==> flow/design.v <==
`timescale 1ns/1ps
module processor(a,b,instruction,clk,rst,y);
    input [31:0] a,b;
    input [31:0] instruction;
    input clk, rst;
    wire [31:0] rs1, rs2;
    output [31:0] y;
    wire [31:0] rd;
    wire [4:0] rs1_address, rs2_address, rd_address;
    wire [6:0] opcode, p;
    wire [2:0] func;
    wire [3:0] cs;
    instruction_decoder id(instruction,opcode,clk,p,func,rs1_address,rs2_address,rd_address);
    register_bank rg(a,b,rs1_address,rs2_address,rd_address,rd,rs1,rs2,rst,clk);
    controller cn(p,func,cs);
    alu ar(rs1,rs2,cs,rd,y);
endmodule
`timescale 1ns/1ps
module instruction_decoder(instruction,opcode,clk,p,func,rs1_address,rs2_address,rd_address);
    input [31:0] instruction;
    input clk;
    output reg [6:0] opcode, p;
    output reg [2:0] func;
    output reg [4:0] rs1_address, rs2_address, rd_address;
    always@(instruction) begin
        opcode = instruction[6:0];
        p = instruction[31:25];
        func = instruction[14:12];
        rs1_address = instruction[19:15];
        rs2_address = instruction[24:20];
        rd_address = instruction[11:7];
    end
endmodule
`timescale 1ns/1ps
module register_bank (a,b,rs1_address,rs2_address,rd_address,rd,rs1,rs2,rst,clk);
    input [31:0] a,b,rd;
    input [4:0] rs1_address,rs2_address,rd_address;
    input rst,clk;
    output reg [31:0] rs1,rs2;
    always@(posedge clk) begin
        if(rst==0) begin
            rs1 <= (rs1_address==rs2_address) ? b : a;
            rs2 <= b;
        end
    end
endmodule
`timescale 1ns/1ps
module controller(p,func,cs);
    input [2:0] func;
    input [6:0] p;
    output reg [3:0] cs;
    always@(func,p) begin
        cs = {p[5],func};
    end
endmodule
`timescale 1ns/1ps
module alu(rs1,rs2,cs,rd,y);
    input [3:0] cs;
    output reg [31:0] y;
    input [31:0] rs1, rs2;
    output reg [31:0] rd;
    wire signed [31:0] sA = rs1;
    wire signed [31:0] sB = rs2;
    parameter
      ADD = 4'b0000,
      SUB = 4'b1000,
      SLL = 4'b0001,
      SLT = 4'b0010,
      SLTU = 4'b0011,
      XOR = 4'b0100,
      SRL = 4'b0101,
      SRA = 4'b1101,
      OR = 4'b0110,
      AND = 4'b0111;
    always@(cs,rs1,rs2) begin
    case(cs)
        ADD: begin
            rd = rs1+rs2;
            y=rd;
        end
        SUB: begin
            rd = rs1-rs2;
            y=rd;
        end
        SLL:begin
            rd = rs1 << rs2[4:0];
            y=rd;
        end
        SLT: begin
            rd = {31'd0,(sA < sB)};
            y=rd;
        end
        SLTU: begin
            rd = {31'd0,(rs1 < rs2)};
            y=rd;
        end
        XOR: begin
            rd = rs1 ^ rs2;
            y=rd;
        end
        SRL: begin
            rd = rs1 >> rs2[4:0];
            y=rd;
        end
        SRA: begin
            rd = sA >>> rs2[4:0];
            y=rd;
        end
        OR: begin
            rd = rs1 | rs2;
            y=rd;
        end
        AND: begin
            rd = rs1 & rs2;
            y=rd;
        end
        default: begin
            rd = 0; y=rd;
        end
    endcase
    end
endmodule
# Reports on processor
# The steps from the RTL of processor to its reports follow in flow order.
# Line numbers count from 1 in the design file above.
# Operators: Yosys type, input widths -> output width; for muxes data width and select width s.
# Cell names lack the library's common part.
# The mark n/a stands for no value.
[inputs] top_module="processor" clock_port="clk" library="sky130hd" lib_corner="tt_025C_1v80"

# Word-level counts
# Source: Yosys, flattened and elaborated, memories not mapped. Widths are those after wreduce; folded enables and synchronous resets count as part of the registers. Registers that Yosys merges into a memory's read port (data or address) are not register bits. Print and check cells do not count.
[classes] add_sub_neg=2 n_cmp=2 n_eq=10 shift=3 mux=2 logic=3 reduce_and_logical=1
[op_table] op="$pmux 32 s10" count=1
[op_table] op="$lt 32x32->1" count=2
[op_table] op="$add 32x32->32" count=1
[op_table] op="$sub 32x32->32" count=1
[op_table] op="$and 32x32->32" count=1
[op_table] op="$or 32x32->32" count=1
[op_table] op="$xor 32x32->32" count=1
[op_table] op="$shl 32x5->32" count=1
[op_table] op="$shr 32x5->32" count=1
[op_table] op="$sshr 32x5->32" count=1
[op_table] op="$mux 32" count=1
[op_table] op="$eq 4x3->1 const B" count=4
[op_table] op="$eq 4x2->1 const B" count=2
[op_table] op="$eq 4x4->1 const B" count=2
[op_table] op="$eq 5x5->1" count=1
[op_table] op="$eq 4x1->1 const B" count=1
[op_table] op="$logic_not 4->1" count=1
[word_totals] ff_bits=64 inputBits=98 output_inout_bits=32 wordCells=25

# Longest topological paths
# Longest topological path by Yosys (ltp), each cell counted once; first at word level (registers and memories cut), then after technology mapping (sequential cells cut; the memories' decode and read muxes count).
[logic_depth] depth_word=2 ABC_AREA=0 mapped_depth=14 mapped_depth_nobuf=12

# Netlist
# Source: synth_stat.txt of the flow (Yosys; design flattened, memories mapped). It holds for the ABC_AREA given above (unset counts as 0); a run with the other value may have another netlist.
[by_type] cell_type="edfxtp_1" count=64 type_area_um2=1.92E+03
[by_type] cell_type="ha_1" count=98 type_area_um2=1.23E+03
[by_type] cell_type="mux4_2" count=39 type_area_um2=878.342
[by_type] cell_type="a21oi_1" count=145 type_area_um2=725.696
[by_type] cell_type="nor2_1" count=189 type_area_um2=709.43
[by_type] cell_type="mux2_2" count=45 type_area_um2=506.736
[by_type] cell_type="o21ai_0" count=86 type_area_um2=430.413
[by_type] cell_type="mux2i_1" count=37 type_area_um2=370.355
[by_type] cell_type="inv_1" count=91 type_area_um2=341.578
[by_type] cell_type="nand2_1" count=85 type_area_um2=319.056
[by_type] cell_type="a211oi_1" count=34 type_area_um2=255.245
[by_type] cell_type="clkbuf_1" count=57 type_area_um2=213.955
[by_type] cell_type="nor3_1" count=41 type_area_um2=205.197
[by_type] cell_type="o221ai_1" count=16 type_area_um2=140.134
[by_type] cell_type="o31ai_1" count=18 type_area_um2=135.13
[by_type] cell_type="o211ai_1" count=16 type_area_um2=120.115
[by_type] cell_type="a211o_1" count=13 type_area_um2=113.859
[by_type] cell_type="buf_2" count=22 type_area_um2=110.106
# Other cell types: 70; their cells: 296.
[mapped] stdcells=1392 mapped_area_um2=11000.6 sequential_area_um2=1921.8 ff_cells=64 buffers=98
# The figures by module come from a second, unflattened synthesis with its own total; it is not the netlist above.
[unflattened] hier_cells=1453 area_unflattened_um2=11629.9
# Each row is one instance without its submodules.
[by_module] mod="alu" n_inst=1 cells=1310 mod_area_um2=8974.9 seq_area_um2=0.0
[by_module] mod="register_bank" n_inst=1 cells=107 mod_area_um2=2384.8 seq_area_um2=1921.8
[by_module] mod="instruction_decoder" n_inst=1 cells=32 mod_area_um2=240.2 seq_area_um2=0.0
[by_module] mod="controller" n_inst=1 cells=4 mod_area_um2=30.0 seq_area_um2=0.0
[by_module] mod="processor" n_inst=1 cells=0 mod_area_um2=0.0 seq_area_um2=0.0

# Worst setup path after synthesis
# Source: OpenSTA report_checks on the synthesized netlist (no wires, ideal clock, input and output delay 20% of the period each), path of least setup slack; recovery checks are left aside. Register names are those of the netlist, which keeps one name where synthesis merged equal registers.
[synth_timing] path_type="register to output" startpoint="reg rg.rs2[2]" endpoint="out y[28]" clock_period_ps=7000 output_delay_ps=1400 t_first_pin_ps=0 t_arrival_ps=3767 required_time_ps=5600 slack_ps=1833 delay_ps=3767 path_stages=15 path_buffers=3 synth_period_reached_ps=5167
# "delay_ps" = arrival - input delay + setup time.
# A path that ends at an output port has no setup time.
# "path_stages" counts driving pins, that of a launching flip-flop among them; a cell with two outputs on the path counts twice.
# "synth_period_reached_ps" is the clock period less the worst setup slack; recovery checks do not enter. This is arithmetic on one report: input and output delays are still those of the set period (20% each).
# The rows between start and end are the longest chain of elaborated cells between them; the timing report does not say that the signal goes this way. Where chains are equally long, one stands for them.
# A line is the first line of the expression or statement that the cell stems from. Yosys adds cells for indexed reads and writes and turns some case tables into memories.
[synth_between] cell_sequence="edfxtp_1 clkinv_1 buf_1 clkbuf_1 buf_2 ha_1 nor2b_1 o2111a_1 o31ai_1 o31a_1 o31ai_2 nor3_1 o31a_1 a211o_1 a211o_1" elab_chain_cells=2 cone_cells=6 lines_between=6 cone_classes="add/sub: 2; shift: 3; mux: 1"
[synth_lines] item="start, declared" line_no=39 source="output reg [31:0] rs1,rs2;"
[synth_lines] item="start, assigned" line_no=43 source="rs2 <= b;"
[synth_lines] item="$sub 32x32->32" line_no=82 source="rd = rs1-rs2;"
[synth_lines] item="$pmux 32 s10" line_no=76 source="case(cs)"
[synth_lines] item="end, declared" line_no=7 source="output [31:0] y;"

# Timing after layout
# Path of least setup slack in the final report of run 1 (OpenROAD, finished layout, wires in). Where an end is a register, its clock arrival counts in the times.
# The path's times are printed in steps of 10 ps; the period is the one set.
[layout_timing] path_type="register to output" startpoint="reg rg.rs2[1]" endpoint="out y[28]" clock_period_ps=7000 output_delay_ps=1400 t_first_pin_ps=330 t_arrival_ps=4810 required_time_ps=5600 slack_ps=790 path_stages=13 path_buffers=1
# The rows between start and end are the longest chain of elaborated cells between them; the timing report does not say that the signal goes this way. Where chains are equally long, one stands for them.
[layout_between] cell_sequence="edfxtp_1 inv_1 fa_1 nor2b_1 o2111a_1 o31ai_1 o31a_1 o31ai_2 nor3_1 o31a_1 a211o_1 a211o_1 clkdlybuf4s50_1" elab_chain_cells=2 cone_cells=6 lines_between=6 cone_classes="add/sub: 2; shift: 3; mux: 1"
[layout_lines] item="start, declared" line_no=39 source="output reg [31:0] rs1,rs2;"
[layout_lines] item="start, assigned" line_no=43 source="rs2 <= b;"
[layout_lines] item="$sub 32x32->32" line_no=82 source="rd = rs1-rs2;"
[layout_lines] item="$pmux 32 s10" line_no=76 source="case(cs)"
[layout_lines] item="end, declared" line_no=7 source="output [31:0] y;"

# Measured data: module processor, platform sky130hd, 3 stored runs of the flow under differing settings, order arbitrary. Input and output delays are each 20% of the period that was set; the output load is 0.01 pF.
# "period_reached_ps" means the clock period less the worst setup slack. The figure is calculated, with input and output delays left at 20% of the set period.
# "worst_path_time_ps" means the part of the period allowed to the worst setup path (the constraints hold back 20% at inputs and 20% at outputs) less its slack; where the path has registers, the arrival times of their clocks count too.
# "totalPower_mw" is the tool's figure for a default switching activity; nothing was simulated.
# "worst_path_time_ps" is known to 10 ps.
run="run 1" settings CORE_UTILIZATION=40 period_ns=7.0 CAP_MARGIN=20 CORE_MARGIN=2 SLEW_MARGIN=20
run="run 1" results die_footprint_um2=28843.9 finalUtil_pct=47.1 worst_path_time_ps=4810 worst_path_kind="register to output" tns_setup_ps=0 timing.hold.ws_ps=1644 totalPower_mw=2.144 fin_ws_ps=788 synthesis_area_um2=11000.6 period_reached_ps=6212
run="run 2" settings CORE_UTILIZATION=40 SETUP_SLACK_MARGIN=0.94 period_ns=6.27 CAP_MARGIN=20 CORE_MARGIN=2 SLEW_MARGIN=20
run="run 2" results die_footprint_um2=28843.9 finalUtil_pct=49.7 worst_path_time_ps=2840 worst_path_kind="input to output" tns_setup_ps=0 timing.hold.ws_ps=1491 totalPower_mw=2.566 fin_ws_ps=927 synthesis_area_um2=11000.6 period_reached_ps=5343
run="run 3" settings CELL_PAD_IN_SITES_DETAIL_PLACEMENT=1 PLACE_DENSITY_LB_ADDON=0.09 SLEW_MARGIN=35 TNS_END_PERCENT=50 period_ns=7.0 CAP_MARGIN=20 CORE_MARGIN=2 CORE_UTILIZATION=40
run="run 3" results die_footprint_um2=28843.9 finalUtil_pct=47.4 worst_path_time_ps=3760 worst_path_kind="input to output" tns_setup_ps=0 timing.hold.ws_ps=1634 totalPower_mw=2.228 fin_ws_ps=444 synthesis_area_um2=11000.6 period_reached_ps=6556
